==> flow/design.v <==
module processing_fsm(clock, reset, start_signal, size, done, 
                            buf_0_write_en, buf_1_write_en, error_buf_write_en,
                            buf_0_w_data, buf_1_w_data, error_mem_w_data,
                            buf_0_r_data, buf_1_r_data, error_mem_r_data,
                            buf_0_addr, buf_1_addr, error_mem_addr, buf_sel);
    input clock;
    input reset;
    input start_signal;
    input size;
    output reg done;
    output reg buf_0_write_en;
    output reg buf_1_write_en;
    output error_buf_write_en; 
    output reg [7:0] buf_0_w_data;
    output reg [7:0] buf_1_w_data;
    output [15:0] error_mem_w_data; 
    input  [7:0] buf_0_r_data;
    input  [7:0] buf_1_r_data;
    input  [15:0] error_mem_r_data; 
    output reg [15:0] buf_0_addr;
    output reg [15:0] buf_1_addr;
    output reg [15:0] error_mem_addr; 
    output reg buf_sel;
    assign error_buf_write_en = 1'b0;
    assign error_mem_w_data = 16'b0;
    parameter PIXEL_OFFSET = 1'b1, LINE_OFFSET = 9'd256, LINE_MAX = 8'd239, PIXELS_PER_LINE = 9'd256;
    parameter MAX_ADDRESS = 18'd61439;
    parameter
        WAIT              = 5'b00000,
        LOAD_MID_ERR      = 5'b00001,
        LOAD_BTM_ERR      = 5'b00010,
        CHECK_PACKET_ERR  = 5'b00011,
        NW_PIXEL          = 5'b00100,
        NORTH_PIXEL       = 5'b00101,
        NE_PIXEL          = 5'b00110,
        WEST_PIXEL        = 5'b00111,
        EAST_PIXEL        = 5'b01000,
        SW_PIXEL          = 5'b01001,
        SOUTH_PIXEL       = 5'b01010,
        SE_PIXEL          = 5'b01011,
        MEM_WAIT_1        = 5'b01100,
        MEM_WAIT_2        = 5'b01101,
        MEM_WAIT_3        = 5'b01110,
        SUM               = 5'b01111,
        WRITE_RESULT      = 5'b10000,
        DONE              = 5'b10001;
    reg [7:0] nw_pixel;
    reg [7:0] n_pixel;
    reg [7:0] ne_pixel;
    reg [7:0] w_pixel;
    reg [7:0] e_pixel;
    reg [7:0] sw_pixel;
    reg [7:0] s_pixel;
    reg [7:0] se_pixel;
    reg init;
    reg [15:0] pixel_address;
    reg [10:0] sum; 
    reg [15:0] err_buf_top;
    reg [15:0] err_buf_mid;
    reg [15:0] err_buf_btm;
    reg [1:0] channel_count;
    reg [5:0] pixel_count;
    reg [3:0] packet_count;
    reg [7:0] line_count;
    wire [5:0] pixel_max;
    wire [3:0] packet_max;
    reg at_top;
    reg at_bottom;
    reg at_left;
    reg at_right;
    reg error_line_offset_w;
    reg error_line_offset_e;
    reg [4:0] state;
    reg from_buf_ne;
    reg from_buf_n;
    reg from_buf_nw;
    reg from_buf_w;
    reg from_buf_e;
    reg from_buf_sw;
    reg from_buf_s;
    reg from_buf_se;
    wire [4:0] packet_w = {1'b0, packet_count} - error_line_offset_w;
    wire [4:0] packet_e = {1'b0, packet_count} + error_line_offset_e;
    wire top_err_w = packet_w[4] ? 1'b0 : err_buf_top[4'd15 - packet_w[3:0]];
    wire btm_err_w = packet_w[4] ? 1'b0 : err_buf_btm[4'd15 - packet_w[3:0]];
    wire btm_err_e = packet_e[4] ? 1'b0 : err_buf_btm[4'd15 - packet_e[3:0]];
    assign pixel_max =  (size == 2'b10) ? 63 :
                        (size == 2'b01) ? 31 :
                                          15 ;
    assign packet_max = (size == 2'b10) ? 3 :
                        (size == 2'b01) ? 7 :
                                         15 ;
    always @(posedge clock, negedge reset) begin
        if(!reset) begin
            at_top <= 0;
            at_bottom <= 0;
            at_left <= 0;
            at_right <= 0;
        end
        else begin
            case(state)
                CHECK_PACKET_ERR: begin
                    if (line_count == 0) begin
                        at_top <= 1'b1;
                        at_bottom <= 1'b0;
                    end
                    else if (line_count == 239) begin
                        at_top <= 1'b0;
                        at_bottom <= 1'b1;
                    end
                    else begin 
                        at_top <= 1'b0;
                        at_bottom <= 1'b0;
                    end
                    if (pixel_count == 0 && packet_count == 0) begin
                        at_left <= 1'b1; 
                        at_right <= 1'b0;
                    end 
                    else if (pixel_count == pixel_max && packet_count == packet_max) begin
                        at_left <= 1'b0; 
                        at_right <= 1'b1;
                    end
                    else begin
                        at_left <= 1'b0; 
                        at_right <= 1'b0;
                    end
                end
                default: begin
                    at_top <= at_top;
                    at_bottom <= at_bottom;
                    at_left <= at_left;
                    at_right <= at_right;
                end
            endcase
        end 
    end
    always @(posedge clock, negedge reset) begin
        if(!reset) begin
            error_line_offset_w <= 1'b0;
            error_line_offset_e <= 1'b0;
        end
        else begin
            case(state)
                CHECK_PACKET_ERR: begin
                    if (err_buf_mid[15-packet_count] == 1) begin
                        if (pixel_count == 0) begin
                            error_line_offset_w <= 1'b1;
                            error_line_offset_e <= 1'b0;
                        end
                        else if (pixel_count == pixel_max) begin
                            error_line_offset_e <= 1'b1;
                            error_line_offset_w <= 1'b0;
                        end
                        else begin
                            error_line_offset_w <= 1'b0;
                            error_line_offset_e <= 1'b0;
                        end
                    end
                    else begin
                        error_line_offset_w <= 1'b0;
                        error_line_offset_e <= 1'b0;
                    end
                end
                default: begin
                    error_line_offset_w <= error_line_offset_w;
                    error_line_offset_e <= error_line_offset_e;
                end
            endcase
        end
    end
    always @(posedge clock, negedge reset) begin
        if(!reset) begin
            pixel_address <= 0;
        end
        else begin
            case(state)
                WAIT: begin
                    pixel_address <= 0;
                end
                CHECK_PACKET_ERR: begin
                    pixel_address <= line_count * PIXELS_PER_LINE + 
                                     packet_count * (pixel_max + 1) + 
                                     pixel_count;
                end
                default: begin
                    pixel_address <= pixel_address;
                end
            endcase
        end 
    end
    always @(posedge clock, negedge reset) begin
        if(!reset) begin
            nw_pixel <= 0;
            n_pixel <= 0;
            ne_pixel <= 0;
            w_pixel <= 0;
            e_pixel <= 0;
            sw_pixel <= 0;
            s_pixel <= 0;
            se_pixel <= 0;
        end
        else begin
            case(state)
                WEST_PIXEL: begin
                    if (from_buf_nw) begin
                        nw_pixel <= buf_1_r_data;
                    end
                    else begin
                        nw_pixel <= buf_0_r_data;
                    end
                end
                EAST_PIXEL: begin
                    if (from_buf_n) begin
                        n_pixel <= buf_1_r_data;
                    end
                    else begin
                        n_pixel <= buf_0_r_data;
                    end
                end
                SW_PIXEL: begin
                    if (from_buf_ne) begin
                        ne_pixel <= buf_1_r_data;
                    end
                    else begin
                        ne_pixel <= buf_0_r_data;
                    end
                end
                SOUTH_PIXEL: begin
                    if (from_buf_w) begin
                        w_pixel <= buf_1_r_data;
                    end
                    else begin
                        w_pixel <= buf_0_r_data;
                    end
                end
                SE_PIXEL: begin
                    if (from_buf_e) begin
                        e_pixel <= buf_1_r_data;
                    end
                    else begin
                        e_pixel <= buf_0_r_data;
                    end
                end
                MEM_WAIT_1: begin
                    if (from_buf_sw) begin
                        sw_pixel <= buf_1_r_data;
                    end
                    else begin
                        sw_pixel <= buf_0_r_data;
                    end
                end
                MEM_WAIT_2: begin
                    if (from_buf_s) begin
                        s_pixel <= buf_1_r_data;
                    end
                    else begin
                        s_pixel <= buf_0_r_data;
                    end
                end
                MEM_WAIT_3: begin
                    if (from_buf_se) begin
                        se_pixel <= buf_1_r_data;
                    end
                    else begin
                        se_pixel <= buf_0_r_data;
                    end
                end
                default: begin
                    nw_pixel <= nw_pixel;
                    n_pixel <= n_pixel;
                    ne_pixel <= ne_pixel;
                    w_pixel <= w_pixel;
                    e_pixel <= e_pixel;
                    sw_pixel <= sw_pixel;
                    s_pixel <= s_pixel;
                    se_pixel <= se_pixel;
                end
            endcase
        end
    end
    always @(posedge clock, negedge reset) begin
        if(!reset) begin
            sum <= 0;
        end
        else begin
            case(state)
                SUM: begin
                    if (at_top && at_left) begin
                        sum <= (e_pixel + e_pixel + se_pixel + se_pixel + s_pixel + s_pixel + e_pixel + s_pixel) >> 3;
                    end
                    else if (at_top && at_right) begin
                        sum <= (w_pixel + w_pixel + sw_pixel + sw_pixel + s_pixel + s_pixel + w_pixel + s_pixel) >> 3;
                    end
                    else if (at_top) begin
                        sum <= (w_pixel + w_pixel + sw_pixel + s_pixel + s_pixel + se_pixel + e_pixel + e_pixel) >> 3;
                    end
                    else if (at_bottom && at_left) begin
                        sum <= (n_pixel + n_pixel + ne_pixel + ne_pixel + e_pixel + e_pixel + n_pixel + e_pixel) >> 3;
                    end
                    else if (at_bottom && at_right) begin
                        sum <= (w_pixel + w_pixel + nw_pixel + nw_pixel + n_pixel + n_pixel + w_pixel + n_pixel) >> 3;
                    end
                    else if (at_left) begin
                        sum <= (n_pixel + n_pixel + ne_pixel + e_pixel + e_pixel + se_pixel + s_pixel + s_pixel) >> 3;
                    end
                    else if (at_right) begin
                        sum <= (n_pixel + n_pixel + nw_pixel + w_pixel + w_pixel + sw_pixel + s_pixel + s_pixel) >> 3;
                    end
                    else if (at_bottom) begin
                        sum <= (w_pixel + nw_pixel + n_pixel + ne_pixel + e_pixel + w_pixel + n_pixel + e_pixel) >> 3; 
                    end
                    else begin
                        sum <= (nw_pixel + n_pixel + ne_pixel + w_pixel + e_pixel + sw_pixel + s_pixel + se_pixel) >> 3; 
                    end
                end
                default: begin
                    sum <= sum;
                end
            endcase
        end
    end
    always @(posedge clock, negedge reset) begin
        if(!reset) begin
            line_count <= 0;
            packet_count <= 0;
            pixel_count <= 0;
        end
        else begin
            case(state)
                WAIT: begin
                    pixel_count <= 0;
                    packet_count <= 0;
                    line_count <= 0;
                end
                CHECK_PACKET_ERR: begin
                    if(err_buf_mid[15-packet_count] == 1) begin
                        pixel_count <= pixel_count;
                        packet_count <= packet_count;
                        line_count <= line_count;
                    end
                    else begin
                        if (packet_count == packet_max) begin
                            if (line_count == LINE_MAX) begin
                                pixel_count <= 0;
                                packet_count <= 0;
                                line_count <= 0;
                            end
                            else begin
                                pixel_count <= 0;
                                packet_count <= 0;
                                line_count <= line_count + 1;
                            end
                        end
                        else begin
                            pixel_count <= 0;
                            packet_count <= packet_count + 1;
                            line_count <= line_count;
                        end
                    end
                end
                WRITE_RESULT: begin
                        if (pixel_count == pixel_max) begin
                            pixel_count <= 0;
                            if (packet_count == packet_max) begin
                                packet_count <= 0;
                                if(line_count == LINE_MAX) begin
                                    line_count <= 0;
                                end
                                else begin
                                    line_count <= line_count + 1;
                                end
                            end
                            else begin
                                packet_count <= packet_count + 1;
                                line_count <= line_count;
                            end
                        end
                        else begin
                            pixel_count <= pixel_count + 1;
                            packet_count <= packet_count;
                            line_count <= line_count;
                        end
                    end
                DONE: begin
                    line_count <= 0;
                    packet_count <= 0;
                    pixel_count <= 0;
                end
                default: begin
                    line_count <= line_count;
                    packet_count <= packet_count;
                    pixel_count <= pixel_count;
                end
            endcase
        end
    end
    always @(posedge clock, negedge reset)
    begin
        if(!reset) begin
            buf_0_w_data <= 0;
            buf_0_write_en <= 0;
            buf_1_w_data <= 0;
            buf_1_write_en <= 0;
        end
        else begin
            case(state)
                WRITE_RESULT: begin
                    if (buf_sel) begin
                        buf_1_w_data <= sum;
                        buf_1_write_en <= 1;
                    end
                    else begin
                        buf_0_w_data <= sum;
                        buf_0_write_en <= 1;
                    end
                end
                default: begin
                    buf_0_w_data <= buf_0_w_data;
                    buf_0_write_en <= 0;
                    buf_1_w_data <= buf_1_w_data;
                    buf_1_write_en <= 0;
                end
            endcase
        end
    end
    always @(posedge clock, negedge reset) begin
        if(!reset) begin
            buf_sel <= 0;
            done <= 0;
        end
        else begin
            case(state)
                DONE: begin
                    buf_sel <= ~buf_sel;
                    done <= 1;
                end
                default: begin
                    buf_sel <= buf_sel;
                    done <= 0;
                end
            endcase
        end
    end
    always @(posedge clock, negedge reset) begin
        if(!reset) begin
            buf_0_addr <= 16'b0;
            buf_1_addr <= 16'b0;
            from_buf_nw <= 1'b0;
            from_buf_n <= 1'b0;
            from_buf_ne <= 1'b0;
            from_buf_w <= 1'b0;
            from_buf_e <= 1'b0;
            from_buf_sw <= 1'b0;
            from_buf_s <= 1'b0;
            from_buf_se <= 1'b0;
        end
        else begin
            case(state)
                NW_PIXEL: begin
                    if (buf_sel == 0) begin
                        if (top_err_w) begin
                            buf_0_addr <= buf_0_addr;
                            buf_1_addr <= pixel_address - PIXEL_OFFSET - LINE_OFFSET;
                            from_buf_nw <= 1'b1;
                        end 
                        else begin
                            buf_0_addr <= pixel_address - PIXEL_OFFSET - LINE_OFFSET;
                            buf_1_addr <= buf_1_addr;
                            from_buf_nw <= 1'b0;
                        end
                    end
                    else begin
                        if (top_err_w) begin
                            buf_0_addr <= pixel_address - PIXEL_OFFSET - LINE_OFFSET;
                            buf_1_addr <= buf_1_addr;
                            from_buf_nw <= 1'b0;
                        end 
                        else begin
                            buf_1_addr <= pixel_address - PIXEL_OFFSET - LINE_OFFSET;
                            buf_0_addr <= buf_0_addr;
                            from_buf_nw <= 1'b1;
                        end
                    end
                end
                NORTH_PIXEL: begin
                    if (buf_sel == 0) begin
                        if (err_buf_top[15-packet_count]) begin
                            buf_1_addr <= pixel_address - LINE_OFFSET;
                            buf_0_addr <= buf_0_addr;
                            from_buf_n <= 1'b1;
                        end 
                        else begin
                            buf_0_addr <= pixel_address - LINE_OFFSET;
                            buf_1_addr <= buf_1_addr;
                            from_buf_n <= 1'b0;
                        end
                    end
                    else begin
                        if (err_buf_top[15-packet_count]) begin
                            buf_0_addr <= pixel_address - LINE_OFFSET;
                            buf_1_addr <= buf_1_addr;
                            from_buf_n <= 1'b0;
                        end 
                        else begin
                            buf_1_addr <= pixel_address - LINE_OFFSET;
                            buf_0_addr <= buf_0_addr;
                            from_buf_n <= 1'b1;
                        end
                    end
                end
                NE_PIXEL: begin
                    if (buf_sel == 0) begin
                        if (top_err_w) begin
                            buf_1_addr <= pixel_address + PIXEL_OFFSET - LINE_OFFSET;
                            buf_0_addr <= buf_0_addr;
                            from_buf_ne <= 1'b1;
                        end 
                        else begin
                            buf_0_addr <= pixel_address + PIXEL_OFFSET - LINE_OFFSET;
                            buf_1_addr <= buf_1_addr;
                            from_buf_ne <= 1'b0;
                        end
                    end
                    else begin
                        if (top_err_w) begin
                            buf_0_addr <= pixel_address + PIXEL_OFFSET - LINE_OFFSET;
                            buf_1_addr <= buf_1_addr;
                            from_buf_ne <= 1'b0;
                        end 
                        else begin
                            buf_1_addr <= pixel_address + PIXEL_OFFSET - LINE_OFFSET;
                            buf_0_addr <= buf_0_addr;
                            from_buf_ne <= 1'b1;
                        end
                    end
                end
                WEST_PIXEL: begin
                    if (buf_sel == 0) begin
                        buf_1_addr <= pixel_address - PIXEL_OFFSET;
                        buf_0_addr <= buf_0_addr;
                        from_buf_w <= 1'b1;
                    end
                    else begin
                        buf_0_addr <= pixel_address - PIXEL_OFFSET;
                        buf_1_addr <= buf_1_addr;
                        from_buf_w <= 1'b0;
                    end
                end
                EAST_PIXEL: begin
                    if (buf_sel == 0) begin
                        buf_1_addr <= pixel_address + PIXEL_OFFSET;
                        buf_0_addr <= buf_1_addr;
                        from_buf_e <= 1'b1;
                    end
                    else begin
                        buf_0_addr <= pixel_address + PIXEL_OFFSET;
                        buf_1_addr <= buf_1_addr;
                        from_buf_e <= 1'b0;
                    end
                end
                SW_PIXEL: begin
                    if (buf_sel == 0) begin
                        if (btm_err_w) begin
                            buf_1_addr <= pixel_address - PIXEL_OFFSET + LINE_OFFSET;
                            buf_0_addr <= buf_0_addr;
                            from_buf_sw <= 1'b1;
                        end 
                        else begin
                            buf_0_addr <= pixel_address - PIXEL_OFFSET + LINE_OFFSET;
                            buf_1_addr <= buf_1_addr;
                            from_buf_sw <= 1'b0;
                        end
                    end
                    else begin
                        if (btm_err_w) begin
                            buf_0_addr <= pixel_address - PIXEL_OFFSET + LINE_OFFSET;
                            buf_1_addr <= buf_1_addr;
                            from_buf_sw <= 1'b0;
                        end 
                        else begin
                            buf_1_addr <= pixel_address - PIXEL_OFFSET + LINE_OFFSET;
                            buf_0_addr <= buf_0_addr;
                            from_buf_sw <= 1'b1;
                        end
                    end
                end
                SOUTH_PIXEL: begin
                    if (buf_sel == 0) begin
                        if (err_buf_btm[15-packet_count]) begin
                            buf_1_addr <= pixel_address + LINE_OFFSET;
                            buf_0_addr <= buf_0_addr;
                            from_buf_s <= 1'b1;
                        end 
                        else begin
                            buf_0_addr <= pixel_address + LINE_OFFSET;
                            buf_1_addr <= buf_1_addr;
                            from_buf_s <= 1'b0;
                        end
                    end
                    else begin
                        if (err_buf_btm[15-packet_count]) begin
                            buf_0_addr <= pixel_address + LINE_OFFSET;
                            buf_1_addr <= buf_1_addr;
                            from_buf_s <= 1'b0;
                        end 
                        else begin
                            buf_1_addr <= pixel_address + LINE_OFFSET;
                            buf_0_addr <= buf_0_addr;
                            from_buf_s <= 1'b1;
                        end
                    end
                end
                SE_PIXEL: begin
                    if (buf_sel == 0) begin
                        if (btm_err_e) begin
                            buf_1_addr <= pixel_address + PIXEL_OFFSET + LINE_OFFSET;
                            buf_0_addr <= buf_0_addr;
                            from_buf_se <= 1'b1;
                        end 
                        else begin
                            buf_0_addr <= pixel_address + PIXEL_OFFSET + LINE_OFFSET;
                            buf_1_addr <= buf_1_addr;
                            from_buf_se <= 1'b0;
                        end
                    end
                    else begin
                        if (btm_err_e) begin
                            buf_0_addr <= pixel_address + PIXEL_OFFSET + LINE_OFFSET;
                            buf_1_addr <= buf_1_addr;
                            from_buf_se <= 1'b0;
                        end 
                        else begin
                            buf_1_addr <= pixel_address + PIXEL_OFFSET + LINE_OFFSET;
                            buf_0_addr <= buf_0_addr;
                            from_buf_se <= 1'b1;
                        end
                    end
                end
                default: begin
                    buf_0_addr <= buf_0_addr;
                    buf_1_addr <= buf_1_addr;
                    from_buf_nw <= from_buf_nw;
                    from_buf_n <= from_buf_n;
                    from_buf_ne <= from_buf_ne;
                    from_buf_w <= from_buf_w;
                    from_buf_e <= from_buf_e;
                    from_buf_sw <= from_buf_sw;
                    from_buf_s <= from_buf_s;
                    from_buf_se <= from_buf_se;
                end
            endcase
        end
    end
    always @(posedge clock, negedge reset)
    begin
        if(!reset) begin
            init <= 1'b1;
            err_buf_top <= 16'b0;
            err_buf_mid <= 16'b0;
            err_buf_btm <= 16'b0;
            error_mem_addr <= 16'b0;
        end
        else begin
            case(state)
                WAIT: begin
                    init <= 1'b1;
                    err_buf_top <= 16'b0;
                    err_buf_mid <= error_mem_r_data;
                    err_buf_btm <= 16'b0;
                    if (start_signal) begin
                        error_mem_addr <= 16'b1;
                    end
                    else begin
                        error_mem_addr <= 16'b0;
                    end
                end
                LOAD_MID_ERR: begin
                    init <= 1'b1;
                    err_buf_top <= err_buf_top;
                    err_buf_mid <= err_buf_mid;
                    err_buf_btm <= err_buf_btm;
                    error_mem_addr <= 16'b01;
                end
                LOAD_BTM_ERR: begin
                    init <= 1'b0;
                    if (init == 1'b1) begin
                        err_buf_top <= err_buf_top;
                        err_buf_mid <= err_buf_mid;
                        err_buf_btm <= err_buf_btm;
                        error_mem_addr <= error_mem_addr;
                    end
                    else begin
                        err_buf_top <= err_buf_mid;
                        err_buf_mid <= err_buf_btm;
                        err_buf_btm <= err_buf_btm;
                        error_mem_addr <= error_mem_addr;
                    end
                end
                CHECK_PACKET_ERR: begin
                    err_buf_top <= err_buf_top;
                    err_buf_mid <= err_buf_mid;
                    err_buf_btm <= error_mem_r_data;
                    error_mem_addr <= line_count + 1'b1;
                end
                default: begin
                    err_buf_top <= err_buf_top;
                    err_buf_mid <= err_buf_mid;
                    err_buf_btm <= err_buf_btm;
                    error_mem_addr <= error_mem_addr;
                end
            endcase
        end
    end
    always @ (posedge clock, negedge reset) begin
        if(!reset) begin
            state <= WAIT;
        end
        else begin
            case(state)
                WAIT: begin
                    if(start_signal) begin
                        state <= LOAD_MID_ERR;
                    end
                    else begin
                        state <= WAIT;
                    end
                end
                LOAD_MID_ERR: begin
                    state <= LOAD_BTM_ERR;
                end
                LOAD_BTM_ERR: begin
                    state <= CHECK_PACKET_ERR;
                end
                CHECK_PACKET_ERR: begin
                    if (err_buf_mid[15-packet_count] == 1'b1) begin
                        state <= NW_PIXEL;
                    end
                    else begin
                        if (packet_count == packet_max) begin
                            if (line_count == LINE_MAX) begin
                                state <= DONE;
                            end
                            else begin
                                state <= LOAD_BTM_ERR;
                            end
                        end
                        else begin
                            state <= CHECK_PACKET_ERR;
                        end
                    end
                end
                NW_PIXEL: begin
                    state <= NORTH_PIXEL;
                end
                NORTH_PIXEL: begin
                    state <= NE_PIXEL;
                end
                NE_PIXEL: begin
                    state <= WEST_PIXEL;
                end
                WEST_PIXEL: begin
                    state <= EAST_PIXEL;
                end 
                EAST_PIXEL: begin
                    state <= SW_PIXEL;
                end
                SW_PIXEL: begin
                    state <= SOUTH_PIXEL;
                end
                SOUTH_PIXEL: begin
                    state <= SE_PIXEL;
                end
                SE_PIXEL: begin
                    state <= MEM_WAIT_1;
                end
                MEM_WAIT_1: begin
                    state <= MEM_WAIT_2;
                end
                MEM_WAIT_2: begin
                    state <= MEM_WAIT_3;
                end
                MEM_WAIT_3: begin
                    state <= SUM;
                end
                SUM: begin
                    state <= WRITE_RESULT;
                end
                WRITE_RESULT: begin
                    if (pixel_count == pixel_max) begin
                        if (packet_count == packet_max) begin
                            if(line_count == LINE_MAX) begin
                                state <= DONE;
                            end
                            else begin
                                state <= LOAD_BTM_ERR;
                            end
                        end
                        else begin
                            state <= CHECK_PACKET_ERR;
                        end
                    end
                    else begin
                        state <= CHECK_PACKET_ERR;
                    end
                end
                DONE: begin
                    state <= WAIT;
                end 
            endcase
        end
    end
endmodule
# == Step by step through the tools: processing_fsm ==
# What the tools print for processing_fsm, step after step.
# Lines are those of the file above, counted from 1.
# Library cell names are shortened.
# A cell with - has no value.
# setup
design,processing_fsm
clock,clock
cell_library,sky130hd
lib_corner,tt_025C_1v80

# == Word level ==
# Source: Yosys, flattened and elaborated, memories not mapped. Widths are those after wreduce. Registers that Yosys merges into a memory's read port (data or address) are not register bits. Print and check cells do not count.
# bits
register_bits,242
out_inout_bits,85
elab_cells,314
# classes
addsub,77
multipliers,1
n_eq,52
shift,6
n_mux,110
logic,1
reduce_and_logical,26
# ops
operator,n
two-way mux 16 bit,30
adder 11 x 8 -> 11 bit,42
case mux 16 bit (select 8 bit),2
two-way mux 8 bit,20
case mux 16 bit (select 2 bit),4
case mux 5 bit (select 18 bit),1
inequality test 3 bit with constant B,24
adder 10 x 8 -> 11 bit,5
adder 9 x 8 -> 10 bit,5
variable part select 16 x 4 -> 1 bit,3
variable part select 16 x 5 -> 1 bit,3
adder 16 x 9 -> 16 bit with constant B,3
subtractor 16 x 9 -> 16 bit with constant B,3
case mux 16 bit (select 3 bit),1
adder 8 x 8 -> 9 bit,5
multiplier 4 x 6 -> 10 bit,1
== test 5 x 4 -> 1 bit with constant B,8
two-way mux 1 bit,37
two-way mux 5 bit,5
case mux 8 bit (select 3 bit),1
== test 5 x 3 -> 1 bit with constant B,4
nonzero test 18 bit,1
case mux 6 bit (select 3 bit),1
adder 16 x 1 -> 16 bit with constant B,1
subtractor 16 x 1 -> 16 bit with constant B,1
adder 16 x 10 -> 16 bit,1
adder 16 x 6 -> 16 bit,1
inequality test 2 bit with constant B,8
# Not listed: further kinds 33, cells in them 52.

# == Depth ==
# Yosys ltp: most cells in a row. Word level: on the elaborated netlist, between registers, memories and ports. Mapped: between sequential cells and ports; inverters and the memories' decode and read muxes count.
# depth
depth_word,15
abc_area,0
mapped_depth,20
mapped_depth_nobuf,20

# == After synthesis ==
# Source: synth_stat.txt of the flow (Yosys; design flattened, memories mapped). It holds for the ABC_AREA given above (unset counts as 0); a run with the other value may have another netlist.
# Totals and module areas in this step are rounded.
# types
type,n
dfrtp_1,246
fa_1,207
ha_1,139
mux2i_1,114
inv_1,294
mux4_2,34
a21oi_1,148
xnor2_1,73
nand2_1,152
nor2_1,151
o21ai_0,102
mux2_2,45
xor2_1,55
clkbuf_1,89
a22o_1,32
buf_4,30
a21o_1,28
nand3_1,38
# Other cell types: 68; their cells: 375.
# mapped
cell_count,2352
mapped_area_mm2,0.023
flip_flops,248

# == Path before layout ==
# Path of least setup slack by OpenSTA after synthesis, without wires, with an ideal clock, recovery checks aside; 20% of the period is set as input and as output delay. Where synthesis merged equal registers, the netlist keeps one of their names.
# synth_path
path_kind,reg-to-reg
from,reg w_pixel[3]
to,reg sum[3]
clock_period_ns,7.0
setup_time_ns,0.125
t_arrival_ns,4.912
setup_slack_ns,1.963
path_delay_ns,5.037
driving_pins,16
synth_period_reached_ns,5.037
# "path_delay_ns" = arrival - input delay + setup time.
# "driving_pins": output pins that drive a net of the path, with the launching flip-flop's if there is one; two outputs of one cell count as two.
# "synth_period_reached_ns" is the clock period less the worst setup slack; recovery checks do not enter. This is arithmetic on one report: input and output delays are still those of the set period (20% each).
# Between the ends stands the longest chain of elaborated cells between them, by number of cells; it is not shown to be the way that was timed. Of several equally long chains one is given.
# Each line given opens the expression or statement behind the cell; cells for indexed reads and writes are added by Yosys, which also makes memories of some case tables.
# A register here has more assigning lines than the two given.
# synth_between
cell_sequence,dfrtp_1 -> inv_1 -> fa_1 -> inv_1 -> fa_1 -> fa_1 -> inv_1 -> fa_1 -> inv_1 -> fa_1 -> a21o_1 -> a21oi_1 -> xnor2_1 -> mux4_2 -> mux4_2 -> mux2_2
elab_chain_cells,15
# synth_rtl
item,line,rtl
start: declaration,50,reg [7:0] w_pixel;
start: assignment,230,w_pixel <= buf_1_r_data;
start: assignment,233,w_pixel <= buf_0_r_data;
adder 8 x 8 -> 9 bit,310,sum <= (w_pixel + nw_pixel + n_pixel + ne_pixel + e_pixel + w_pixel + n_pixel + e_pixel) >> 3;
adder 9 x 8 -> 10 bit,310,
adder 10 x 8 -> 11 bit,310,
adder 11 x 8 -> 11 bit x4,310,
two-way mux 8 bit,309,else if (at_bottom) begin
two-way mux 8 bit,306,else if (at_right) begin
two-way mux 8 bit,303,else if (at_left) begin
two-way mux 8 bit,300,else if (at_bottom && at_right) begin
two-way mux 8 bit,297,else if (at_bottom && at_left) begin
two-way mux 8 bit,294,else if (at_top) begin
two-way mux 8 bit,291,else if (at_top && at_right) begin
two-way mux 8 bit,288,if (at_top && at_left) begin
end: assignment,289,sum <= (e_pixel + e_pixel + se_pixel + se_pixel + s_pixel + s_pixel + e_pixel + s_pixel) >> 3;
end: assignment,292,sum <= (w_pixel + w_pixel + sw_pixel + sw_pixel + s_pixel + s_pixel + w_pixel + s_pixel) >> 3;

# == Path in the finished layout ==
# From the final timing report of entry A: the path of least setup slack in the routed layout; clock arrival at registers is part of the times.
# layout_path
path_kind,reg-to-reg
from,reg e_pixel[2]
to,reg sum[3]
clock_period_ns,3.96
setup_time_ns,0.11
t_arrival_ns,5.56
setup_slack_ns,-1.11
driving_pins,16
# Between the ends stands the longest chain of elaborated cells between them, by number of cells; it is not shown to be the way that was timed. Of several equally long chains one is given.
# A register here has more assigning lines than the two given.
# layout_between
cell_sequence,dfrtp_2 -> inv_2 -> fa_1 -> inv_2 -> fa_2 -> fa_1 -> inv_1 -> fa_1 -> nor2_1 -> fa_2 -> a21o_1 -> a21oi_4 -> xnor2_1 -> mux4_2 -> mux4_2 -> mux2_4
elab_chain_cells,12
# layout_rtl
item,line,rtl
start: declaration,51,reg [7:0] e_pixel;
start: assignment,238,e_pixel <= buf_1_r_data;
start: assignment,241,e_pixel <= buf_0_r_data;
adder 11 x 8 -> 11 bit x4,313,sum <= (nw_pixel + n_pixel + ne_pixel + w_pixel + e_pixel + sw_pixel + s_pixel + se_pixel) >> 3;
two-way mux 8 bit,309,else if (at_bottom) begin
two-way mux 8 bit,306,else if (at_right) begin
two-way mux 8 bit,303,else if (at_left) begin
two-way mux 8 bit,300,else if (at_bottom && at_right) begin
two-way mux 8 bit,297,else if (at_bottom && at_left) begin
two-way mux 8 bit,294,else if (at_top) begin
two-way mux 8 bit,291,else if (at_top && at_right) begin
two-way mux 8 bit,288,if (at_top && at_left) begin
end: assignment,289,sum <= (e_pixel + e_pixel + se_pixel + se_pixel + s_pixel + s_pixel + e_pixel + s_pixel) >> 3;
end: assignment,292,sum <= (w_pixel + w_pixel + sw_pixel + sw_pixel + s_pixel + s_pixel + w_pixel + s_pixel) >> 3;

# Flow measurements of processing_fsm on sky130hd: 5 stored runs with different settings, listed in no order. Input and output delays are each 20% of the period that was set; the output load is 0.01 pF.
# "achievedPeriod_ns" is the run's clock period less its worst setup slack. It is reckoned from that one timing run; input and output delays stay at 20% of the period that was set.
# By "worst_path_allowed_less_slack_ns" is meant the share of the clock period that the worst setup path is allowed (20% is reserved at inputs, 20% at outputs), minus its slack. Clock arrival times at its registers enter into it.
# Measured values are rounded.
# Settings: - = not set for that run.
stored run,CELL_PAD_IN_SITES_DETAIL_PLACEMENT,CORE_MARGIN,CORE_UTILIZATION,GPL_ROUTABILITY_DRIVEN,GPL_TIMING_DRIVEN,MAX_ROUTING_LAYER,MIN_ROUTING_LAYER,PLACE_DENSITY_LB_ADDON,SETUP_SLACK_MARGIN,TNS_END_PERCENT,period_ns,CAP_MARGIN,SLEW_MARGIN,CELL_PAD_IN_SITES_GLOBAL_PLACEMENT,CTS_CLUSTER_DIAMETER,setup_ws_ns,achievedPeriod_ns,layout_utilization_frac,worst_path_allowed_less_slack_ns,critical_path_type,setupTns_ns,final_cell_area_mm2,ys_area_mm2,design.die.area_mm2
entry A,0,3,62,1,0,met4,met2,0.19,0.09,10,3.96,20,20,-,-,-1.11,5.075,0.735,5.07,reg-to-reg,-6.74,0.0265,0.023,0.0395
entry B,0,8,62,1,0,met4,met1,0.17,0.09,10,3.96,20,20,1,61,-0.886,4.846,0.718,4.85,reg-to-reg,-5.09,0.0263,0.023,0.0436
entry C,-,2,40,-,-,-,-,-,-0.39,-,5.51,20,20,-,-,0.258,5.252,0.457,5.25,reg-to-reg,0.000,0.0258,0.023,0.0595
entry D,-,2,33,-,1,met5,met1,0.19,0.09,70,6.49,20,20,-,-,1.07,5.415,0.375,5.42,reg-to-reg,0.000,0.0258,0.023,0.0719
entry E,-,2,72,-,-,-,-,-,-,-,5.98,30,20,-,267,0.567,5.413,0.793,5.41,reg-to-reg,0.000,0.025,0.023,0.0334
